==> flow/design.v <==
module mult32x32_fsm (
    input logic clk,               
    input logic reset,             
    input logic start,             
    output logic busy,             
    output logic [1:0] a_sel,      
    output logic b_sel,            
    output logic [2:0] shift_sel,  
    output logic upd_prod,         
    output logic clr_prod          
);
	typedef enum { idle, handle1, handle2, handle3, handle4, handle5, handle6, handle7, handle8} sm_type;
	sm_type current_state;
	sm_type next_state;
	always_ff @(posedge clk, posedge reset) begin
		if (reset== 1'b1) begin
			current_state <=idle;
		end
		else begin
			current_state <= next_state;
		end
	end
	always_comb begin
		next_state= current_state;
		busy=1'b1;
		upd_prod= 1'b1;
		clr_prod= 1'b0;
		a_sel= 2'b0;
		b_sel= 1'b0;
		shift_sel= 3'b0;
		case(current_state)
			idle: begin
				if(start== 1'b0) begin
					next_state=idle;
					busy=1'b0;
					upd_prod=1'b0;
				end
				else begin
					next_state=handle1;
					busy=1'b0;
					upd_prod=1'b0;
					clr_prod=1'b1;
				end
			end
			handle1: begin
				next_state= handle2;
				a_sel=2'b0;
				b_sel=1'b0;
				shift_sel=3'b0;
			end
			handle2: begin
				next_state= handle3;
				a_sel=2'b01;
				b_sel=1'b0;
				shift_sel=3'b001;
			end
			handle3: begin
				next_state= handle4;
				a_sel=2'b10;
				b_sel=1'b0;
				shift_sel=3'b010;
			end
			handle4: begin
				next_state= handle5;
				a_sel=2'b11;
				b_sel=1'b0;
				shift_sel=3'b011;
			end
			handle5: begin
				next_state= handle6;
				a_sel=2'b0;
				b_sel=1'b1;
				shift_sel=3'b010;
			end
			handle6: begin
				next_state= handle7;
				a_sel=2'b01;
				b_sel=1'b1;
				shift_sel=3'b011;
			end
			handle7: begin
				next_state= handle8;
				a_sel=2'b10;
				b_sel=1'b1;
				shift_sel=3'b100;
			end
			handle8: begin
				next_state= idle;
				a_sel=2'b11;
				b_sel=1'b1;
				shift_sel=3'b101;
			end
		endcase
	end
endmodule
module mult32x32_arith (
    input logic clk,              
    input logic reset,            
    input logic [31:0] a,         
    input logic [31:0] b,         
    input logic [1:0] a_sel,      
    input logic b_sel,            
    input logic [2:0] shift_sel,  
    input logic upd_prod,         
    input logic clr_prod,         
    output logic [63:0] product   
);
logic [15:0] out16;
logic [7:0] out8;
always_comb begin
	case(a_sel)
		2'b00: out8 = a[7:0];
		2'b01: out8 = a[15:8];
		2'b10: out8 = a[23:16];
		2'b11: out8 = a[31:24];
	endcase
end
always_comb begin
	case(b_sel)
		1'b0: out16 = b[15:0];
		1'b1: out16 = b[31:16];
	endcase
end
logic [23:0] mult;
always_comb begin
	mult = out16 * out8;
end
logic [63:0] shifted;
always_comb begin
	shifted = 64'b0;
	case(shift_sel)
		3'b000: shifted = mult;
		3'b001: shifted = mult << 8; 
		3'b010: shifted = mult << 16;
		3'b011: shifted = mult << 24;
		3'b100: shifted = mult << 32;
		3'b101: shifted = mult << 40;
	endcase
end
always_ff @(posedge clk, posedge reset) begin
	if(reset == 1'b1) begin 
		product <= 64'b0;
	end
	else begin
		if(clr_prod == 1'b1) begin
			product <= 64'b0;
		end
		else if (upd_prod == 1'b1) begin
			product <= product + shifted;
		end
	end
end
endmodule
module mult32x32 (
    input logic clk,             
    input logic reset,           
    input logic start,           
    input logic [31:0] a,        
    input logic [31:0] b,        
    output logic busy,           
    output logic [63:0] product  
);
logic [1:0] a_sel;
logic b_sel;
logic [2:0] shift_sel;
logic upd_prod;
logic clr_prod;
mult32x32_fsm fsm(
	.clk(clk),
	.reset(reset),
	.start(start),
	.busy(busy),
	.a_sel(a_sel),
	.b_sel(b_sel),
	.shift_sel(shift_sel),
	.upd_prod(upd_prod),
	.clr_prod(clr_prod)
);
mult32x32_arith arith(
	.clk(clk),
	.reset(reset),
	.a(a),
	.b(b),
	.a_sel(a_sel),
	.b_sel(b_sel),
	.shift_sel(shift_sel),
	.upd_prod(upd_prod),
	.clr_prod(clr_prod),
	.product(product)
);
endmodule
==> reports on mult32x32 <==
* From RTL to reports: mult32x32 *
Tool output for the design above before and after an edit, in the order of the flow.
"unedited" refers to lines of the RTL above, "edited" to lines of the edited file.
"difference" is "edited" less "unedited", of the values as shown; "rel. change" is that difference over "unedited", in percent.
A cell with - has no value.

design
  design top = mult32x32
  clock port = clk
  library = sky130hd
  corner = tt_025C_1v80

* Diff *
The edit as a unified diff against the file above.
A script made this edit. It changes what the design does and was not meant as an optimisation.

begin of diff
@@ -166,15 +166,23 @@
 logic upd_prod;
 logic clr_prod;
+wire busy_m, busy_s;
+wire upd_prod_m, upd_prod_s;
+wire clr_prod_m, clr_prod_s;
 mult32x32_fsm fsm(
 	.clk(clk),
 	.reset(reset),
 	.start(start),
-	.busy(busy),
+	.busy(busy_m),
 	.a_sel(a_sel),
 	.b_sel(b_sel),
 	.shift_sel(shift_sel),
-	.upd_prod(upd_prod),
-	.clr_prod(clr_prod)
+	.upd_prod(upd_prod_m),
+	.clr_prod(clr_prod_m)
 );
+mult32x32_fsm fsm_twin (.clk(clk), .reset(reset), .start(~start), .busy(busy_s),
+    .upd_prod(upd_prod_s), .clr_prod(clr_prod_s));
+assign busy = busy_m ^ busy_s;
+assign upd_prod = upd_prod_m ^ upd_prod_s;
+assign clr_prod = clr_prod_m ^ clr_prod_s;
 mult32x32_arith arith(
 	.clk(clk),
end of diff

* Word-level counts *
Yosys after proc, flatten, opt, wreduce and memory -nomap, before mapping. Memory bits, and registers merged into a memory's read port (data or address), are not among the register bits. Print and check cells are not counted.

cells by class
  item                              unedited  edited  difference  rel. change (%)
  $add $sub $neg                    1         1       0           0.00
  multipliers                       1         1       0           0.00
  eq/ne operators                   16        24      +8          +50.00
  mux-type cells                    13        18      +5          +38.46
  bitwise gates (word level)        1         3       +2          +200.00
  reductions and logical operators  11        13      +2          +18.18

operator list
  operator                                         unedited  edited  difference  rel. change (%)
  two-way mux 1 bit                                5         9       +4          +80.00
  == test 32 x 3 -> 1 bit (second input constant)  4         8       +4          +100.00
  == test 32 x 2 -> 1 bit (second input constant)  2         4       +2          +100.00
  bitwise XOR 1 bit                                0         2       +2          -
  == test 32 x 1 -> 1 bit (second input constant)  1         2       +1          +100.00
  == test 32 x 4 -> 1 bit (second input constant)  1         2       +1          +100.00
  logical NOT 32 bit                               1         2       +1          +100.00
  case mux 32 bit (select 9 bit)                   1         2       +1          +100.00
  nonzero test 9 bit                               1         2       +1          +100.00

Unchanged operator kinds not shown: 19.

storage and ports
  item                        unedited  edited  difference  rel. change (%)
  bits in registers           96        128     +32         +33.33
  input bits                  67        67      0           0.00
  output and inout port bits  65        65      0           0.00
  word-level cells            45        63      +18         +40.00

* Logic depth *
Depth = most cells in a row (Yosys ltp): at word level without a register or memory, in the mapped netlist without a sequential cell, where the memories' decode and read muxes count.

depth
  item                           unedited  edited  difference  rel. change (%)
  word-level depth               10        10      0           0.00
  ABC_AREA                       0         0       -           -
  gate-level depth with buffers  39        38      -1          -2.56
  mapped depth without buffers   35        35      0           0.00

* Netlist *
The flow's flattened synthesis, as Yosys stat reports it; memories are mapped. The netlist is that of the ABC_AREA named above (0 if unset); the other value can give another one.

synthesis totals
  item                      unedited  edited   difference  rel. change (%)
  cell count                1490      1448     -42         -2.82
  chip area (Yosys) (um^2)  11561.1   11701.2  +140.1      +1.21
  mapped flip-flops         73        82       +9          +12.33
  buffer cells              65        65       0           0.00

cell types
  type                       unedited  edited  difference  rel. change (%)
  sky130_fd_sc_hd__a22o_1    1         59      +58         +5800.00
  sky130_fd_sc_hd__o21ai_0   105       71      -34         -32.38
  sky130_fd_sc_hd__nand2_1   153       129     -24         -15.69
  sky130_fd_sc_hd__a21o_1    53        33      -20         -37.74
  sky130_fd_sc_hd__o22ai_1   25        10      -15         -60.00
  sky130_fd_sc_hd__nand3b_1  21        6       -15         -71.43
  sky130_fd_sc_hd__a21oi_1   86        98      +12         +13.95
  sky130_fd_sc_hd__nand3_1   26        36      +10         +38.46
  sky130_fd_sc_hd__and2_1    6         16      +10         +166.67
  sky130_fd_sc_hd__nor2_1    195       187     -8          -4.10
  sky130_fd_sc_hd__dfrtp_1   72        80      +8          +11.11
  sky130_fd_sc_hd__and3_1    15        7       -8          -53.33
  sky130_fd_sc_hd__clkbuf_1  52        45      -7          -13.46
  sky130_fd_sc_hd__o21ai_1   13        20      +7          +53.85
  sky130_fd_sc_hd__buf_6     0         6       +6          -
  sky130_fd_sc_hd__inv_1     128       124     -4          -3.12
  sky130_fd_sc_hd__xnor2_1   41        45      +4          +9.76
  sky130_fd_sc_hd__or2_2     21        17      -4          -19.05

Unchanged cell types not shown: 14.
The list need not be complete.
The figures by module come from a second, unflattened synthesis with its own total; it is not the netlist above.

unflattened totals
  item                                            unedited  edited   difference  rel. change (%)
  cell total of the unflattened synthesis         1469      1493     +24         +1.63
  area total of the unflattened synthesis (um^2)  11788.8   12117.9  +329.1      +2.79

Rows give one instance, submodules left out.

by module, unedited
  module           instances  cells  area (um^2)  seq. area (um^2)
  mult32x32_arith  1          1449   11489.8      1601.5
  mult32x32_fsm    1          20     299.0        226.5
  mult32x32        1          0      0.0          0.0

by module, edited
  module           instances  cells  area (um^2)  seq. area (um^2)
  mult32x32_arith  1          1449   11489.8      1601.5
  mult32x32_fsm    2          20     299.0        226.5
  mult32x32        1          4      30.0         0.0

* Timing after synthesis *
Source: OpenSTA report_checks on the synthesized netlist (no wires, ideal clock, input and output delay 20% of the period each), path of least setup slack; recovery checks are left aside. Register names are those of the netlist, which keeps one name where synthesis merged equal registers.

path after synthesis
  item                                 unedited             edited               difference  rel. change (%)
  path type                            in2reg               in2reg               -           -
  start                                in a[23]             in a[23]             -           -
  end                                  reg (no name shown)  reg (no name shown)  -           -
  clock period (ns)                    12.0                 12.0                 0.0         0.00
  launch time at the first pin (ns)    2.400                2.400                0.000       0.00
  arrival time (ns)                    9.518                9.798                +0.280      +2.94
  setup slack (ns)                     2.361                2.081                -0.280      -
  delay of the path (ns)               7.240                7.519                +0.279      +3.85
  stages on the path                   30                   33                   +3          +10.00
  buffers on the path                  2                    2                    0           0.00
  period reached after synthesis (ns)  9.639                9.919                +0.280      +2.90

"delay of the path" is the arrival time less input delay plus setup time.
"stages on the path" counts driving pins, that of a launching flip-flop among them; a cell with two outputs on the path counts twice.
"period reached after synthesis" = period - worst setup slack (recovery checks aside). The figure is calculated, with input and output delays left at 20% of the set period.
The rows between start and end are the longest chain of elaborated cells between them; the timing report does not say that the signal goes this way. Where chains are equally long, one stands for them.
Each line given opens the expression or statement behind the cell; cells for indexed reads and writes are added by Yosys, which also makes memories of some case tables.

between the ends, after synthesis, unedited
  cells stage by stage = sky130_fd_sc_hd__nand2_1 sky130_fd_sc_hd__nand2_1 sky130_fd_sc_hd__o21ai_1 sky130_fd_sc_hd__clkbuf_1 sky130_fd_sc_hd__nor2_1 sky130_fd_sc_hd__fa_1 sky130_fd_sc_hd__fa_1 sky130_fd_sc_hd__fa_1 sky130_fd_sc_hd__inv_1 sky130_fd_sc_hd__fa_1 sky130_fd_sc_hd__inv_1 sky130_fd_sc_hd__ha_1 sky130_fd_sc_hd__o21a_1 sky130_fd_sc_hd__o21ai_0 sky130_fd_sc_hd__nor3b_2 sky130_fd_sc_hd__nor4_1 sky130_fd_sc_hd__o31ai_1 sky130_fd_sc_hd__nor4_1 sky130_fd_sc_hd__a211oi_1 sky130_fd_sc_hd__o2bb2a_1 sky130_fd_sc_hd__o22ai_1 sky130_fd_sc_hd__ha_1 sky130_fd_sc_hd__clkbuf_1 sky130_fd_sc_hd__nand4_1 sky130_fd_sc_hd__or3_1 sky130_fd_sc_hd__a211o_1 sky130_fd_sc_hd__a211oi_2 sky130_fd_sc_hd__o21ai_1 sky130_fd_sc_hd__a21o_1 sky130_fd_sc_hd__a32o_1
  cells in the longest elaborated chain = 6
  elaborated cells between the ends (all ways) = 6
  RTL lines with such cells = 6
  classes of those cells = add/sub: 1; mul: 1; mux: 4

ends and longest elaborated chain, after synthesis, unedited
  item                            line  source
  start: declaration              158   input logic [31:0] a,
  case mux 8 bit (select 4 bit)   111   case(a_sel)
  multiplier 16 x 8 -> 24 bit     126   mult = out16 * out8;
  case mux 64 bit (select 6 bit)  131   case(shift_sel)
  adder 64 bit                    149
  two-way mux 64 bit              148   else if (upd_prod == 1'b1) begin
  two-way mux 64 bit              145   if(clr_prod == 1'b1) begin
  end: assignment                 146
  end: assignment                 149
  end: declaration                106

between the ends, after synthesis, edited
  cells stage by stage = sky130_fd_sc_hd__nand2_1 sky130_fd_sc_hd__nand2_1 sky130_fd_sc_hd__o21ai_1 sky130_fd_sc_hd__clkbuf_1 sky130_fd_sc_hd__nor2_1 sky130_fd_sc_hd__fa_1 sky130_fd_sc_hd__fa_1 sky130_fd_sc_hd__fa_1 sky130_fd_sc_hd__inv_1 sky130_fd_sc_hd__fa_1 sky130_fd_sc_hd__inv_1 sky130_fd_sc_hd__ha_1 sky130_fd_sc_hd__a211oi_1 sky130_fd_sc_hd__o21bai_1 sky130_fd_sc_hd__a31o_2 sky130_fd_sc_hd__o31ai_1 sky130_fd_sc_hd__nand2_1 sky130_fd_sc_hd__a21o_1 sky130_fd_sc_hd__a21oi_1 sky130_fd_sc_hd__xnor2_1 sky130_fd_sc_hd__a221o_1 sky130_fd_sc_hd__ha_1 sky130_fd_sc_hd__buf_4 sky130_fd_sc_hd__a21oi_2 sky130_fd_sc_hd__o21ai_1 sky130_fd_sc_hd__a31o_1 sky130_fd_sc_hd__a31oi_4 sky130_fd_sc_hd__o2bb2ai_2 sky130_fd_sc_hd__or4b_1 sky130_fd_sc_hd__a21o_1 sky130_fd_sc_hd__a221oi_2 sky130_fd_sc_hd__xnor2_1 sky130_fd_sc_hd__a22o_1
  cells in the longest elaborated chain = 6
  elaborated cells between the ends (all ways) = 6
  RTL lines with such cells = 6
  classes of those cells = add/sub: 1; mul: 1; mux: 4

ends and longest elaborated chain, after synthesis, edited
  item                            line  source
  start: declaration              158   input logic [31:0] a,
  case mux 8 bit (select 4 bit)   111   case(a_sel)
  multiplier 16 x 8 -> 24 bit     126   mult = out16 * out8;
  case mux 64 bit (select 6 bit)  131   case(shift_sel)
  adder 64 bit                    149
  two-way mux 64 bit              148   else if (upd_prod == 1'b1) begin
  two-way mux 64 bit              145   if(clr_prod == 1'b1) begin
  end: assignment                 146
  end: assignment                 149
  end: declaration                106

* Timing after layout *
Path of least setup slack in the final report of the runs of pair A (OpenROAD, finished layout, wires in). Where an end is a register, its clock arrival counts in the times.

path after layout
  item                               unedited             edited               difference  rel. change (%)
  path type                          in2reg               in2reg               -           -
  start                              in b[1]              in b[4]              -           -
  end                                reg (no name shown)  reg (no name shown)  -           -
  clock period (ns)                  12.0                 12.0                 0.0         0.00
  launch time at the first pin (ns)  2.40                 2.40                 0.00        0.00
  arrival time (ns)                  11.02                11.25                +0.23       +2.09
  setup slack (ns)                   1.24                 1.00                 -0.24       -
  stages on the path                 30                   30                   0           0.00
  buffers on the path                1                    1                    0           0.00

The rows between start and end are the longest chain of elaborated cells between them; the timing report does not say that the signal goes this way. Where chains are equally long, one stands for them.

between the ends, after layout, unedited
  cells stage by stage = sky130_fd_sc_hd__clkdlybuf4s50_1 sky130_fd_sc_hd__mux2i_1 sky130_fd_sc_hd__or2_2 sky130_fd_sc_hd__fa_1 sky130_fd_sc_hd__fa_1 sky130_fd_sc_hd__inv_1 sky130_fd_sc_hd__fa_1 sky130_fd_sc_hd__inv_1 sky130_fd_sc_hd__fa_1 sky130_fd_sc_hd__inv_1 sky130_fd_sc_hd__ha_1 sky130_fd_sc_hd__o21a_1 sky130_fd_sc_hd__o21ai_0 sky130_fd_sc_hd__nor3b_2 sky130_fd_sc_hd__nor4_1 sky130_fd_sc_hd__o31ai_1 sky130_fd_sc_hd__a21oi_1 sky130_fd_sc_hd__xor2_1 sky130_fd_sc_hd__mux2_2 sky130_fd_sc_hd__nor2_1 sky130_fd_sc_hd__ha_1 sky130_fd_sc_hd__and2_1 sky130_fd_sc_hd__nand2_1 sky130_fd_sc_hd__o21bai_1 sky130_fd_sc_hd__a221oi_1 sky130_fd_sc_hd__a2111oi_0 sky130_fd_sc_hd__nor3b_1 sky130_fd_sc_hd__a311oi_1 sky130_fd_sc_hd__a31o_1 sky130_fd_sc_hd__o211ai_1
  cells in the longest elaborated chain = 6
  elaborated cells between the ends (all ways) = 6
  RTL lines with such cells = 6
  classes of those cells = add/sub: 1; mul: 1; mux: 4

ends and longest elaborated chain, after layout, unedited
  item                            line  source
  start: declaration              159   input logic [31:0] b,
  case mux 16 bit (select 2 bit)  119   case(b_sel)
  multiplier 16 x 8 -> 24 bit     126   mult = out16 * out8;
  case mux 64 bit (select 6 bit)  131   case(shift_sel)
  adder 64 bit                    149
  two-way mux 64 bit              148   else if (upd_prod == 1'b1) begin
  two-way mux 64 bit              145   if(clr_prod == 1'b1) begin
  end: assignment                 146
  end: assignment                 149
  end: declaration                106

between the ends, after layout, edited
  cells stage by stage = sky130_fd_sc_hd__clkdlybuf4s50_1 sky130_fd_sc_hd__mux2i_1 sky130_fd_sc_hd__nor2_1 sky130_fd_sc_hd__fa_1 sky130_fd_sc_hd__fa_1 sky130_fd_sc_hd__fa_1 sky130_fd_sc_hd__inv_1 sky130_fd_sc_hd__fa_1 sky130_fd_sc_hd__inv_1 sky130_fd_sc_hd__ha_1 sky130_fd_sc_hd__a211oi_1 sky130_fd_sc_hd__o21bai_1 sky130_fd_sc_hd__a31o_2 sky130_fd_sc_hd__a311oi_1 sky130_fd_sc_hd__nor3_1 sky130_fd_sc_hd__a21o_1 sky130_fd_sc_hd__a21oi_1 sky130_fd_sc_hd__xor2_1 sky130_fd_sc_hd__o21ai_0 sky130_fd_sc_hd__ha_1 sky130_fd_sc_hd__nand2_1 sky130_fd_sc_hd__nor3_2 sky130_fd_sc_hd__nand3_1 sky130_fd_sc_hd__a31oi_1 sky130_fd_sc_hd__nor3_1 sky130_fd_sc_hd__o31ai_1 sky130_fd_sc_hd__nand2_1 sky130_fd_sc_hd__o31ai_2 sky130_fd_sc_hd__xor2_1 sky130_fd_sc_hd__a22o_1
  cells in the longest elaborated chain = 6
  elaborated cells between the ends (all ways) = 6
  RTL lines with such cells = 6
  classes of those cells = add/sub: 1; mul: 1; mux: 4

ends and longest elaborated chain, after layout, edited
  item                            line  source
  start: declaration              159   input logic [31:0] b,
  case mux 16 bit (select 2 bit)  119   case(b_sel)
  multiplier 16 x 8 -> 24 bit     126   mult = out16 * out8;
  case mux 64 bit (select 6 bit)  131   case(shift_sel)
  adder 64 bit                    149
  two-way mux 64 bit              148   else if (upd_prod == 1'b1) begin
  two-way mux 64 bit              145   if(clr_prod == 1'b1) begin
  end: assignment                 146
  end: assignment                 149
  end: declaration                106

* Flow runs *
Runs of the flow (Yosys, OpenROAD) on both versions; the two runs of a pair have the same settings. The constraints put input and output delay at 20% of the set period each and load the outputs with 0.01 pF.

settings, pair A
  CORE_UTILIZATION = 40
  period_ns = 12.0
  CAP_MARGIN = 20
  CORE_MARGIN = 2
  SLEW_MARGIN = 20

measured results, pair A
  item                                           unedited  edited   difference  rel. change (%)
  area of the synthesized netlist (um^2)         11561.1   11701.2  +140.1      +1.21
  area of the die (um^2)                         30277.7   30637.3  +359.6      +1.19
  standard-cell area of the final layout (um^2)  13643.1   13785.7  +142.6      +1.05
  worst setup slack after layout (ns)            1.239     0.995    -0.244      -
  summed negative setup slack (ns)               0.000     0.000    0.000       -
  worst-case hold slack (ns)                     0.359     0.352    -0.007      -
  achieved period (ns)                           10.761    11.005   +0.244      +2.27

settings, pair B
  CAP_MARGIN = 35
  CORE_UTILIZATION = 24
  HOLD_SLACK_MARGIN = 0.13
  PLACE_DENSITY_LB_ADDON = 0.04
  SLEW_MARGIN = 15
  TNS_END_PERCENT = 15
  period_ns = 16.1
  CORE_MARGIN = 2

measured results, pair B
  item                                           unedited  edited   difference  rel. change (%)
  area of the synthesized netlist (um^2)         11561.1   11701.2  +140.1      +1.21
  area of the die (um^2)                         49943.3   50537.3  +594.0      +1.19
  standard-cell area of the final layout (um^2)  13964.6   13994.7  +30.1       +0.22
  worst setup slack after layout (ns)            4.347     3.713    -0.634      -
  summed negative setup slack (ns)               0.000     0.000    0.000       -
  worst-case hold slack (ns)                     0.352     0.344    -0.008      -
  achieved period (ns)                           11.753    12.387   +0.634      +5.39

"achieved period" = clock period - worst setup slack. The figure is calculated, with input and output delays left at 20% of the set period.
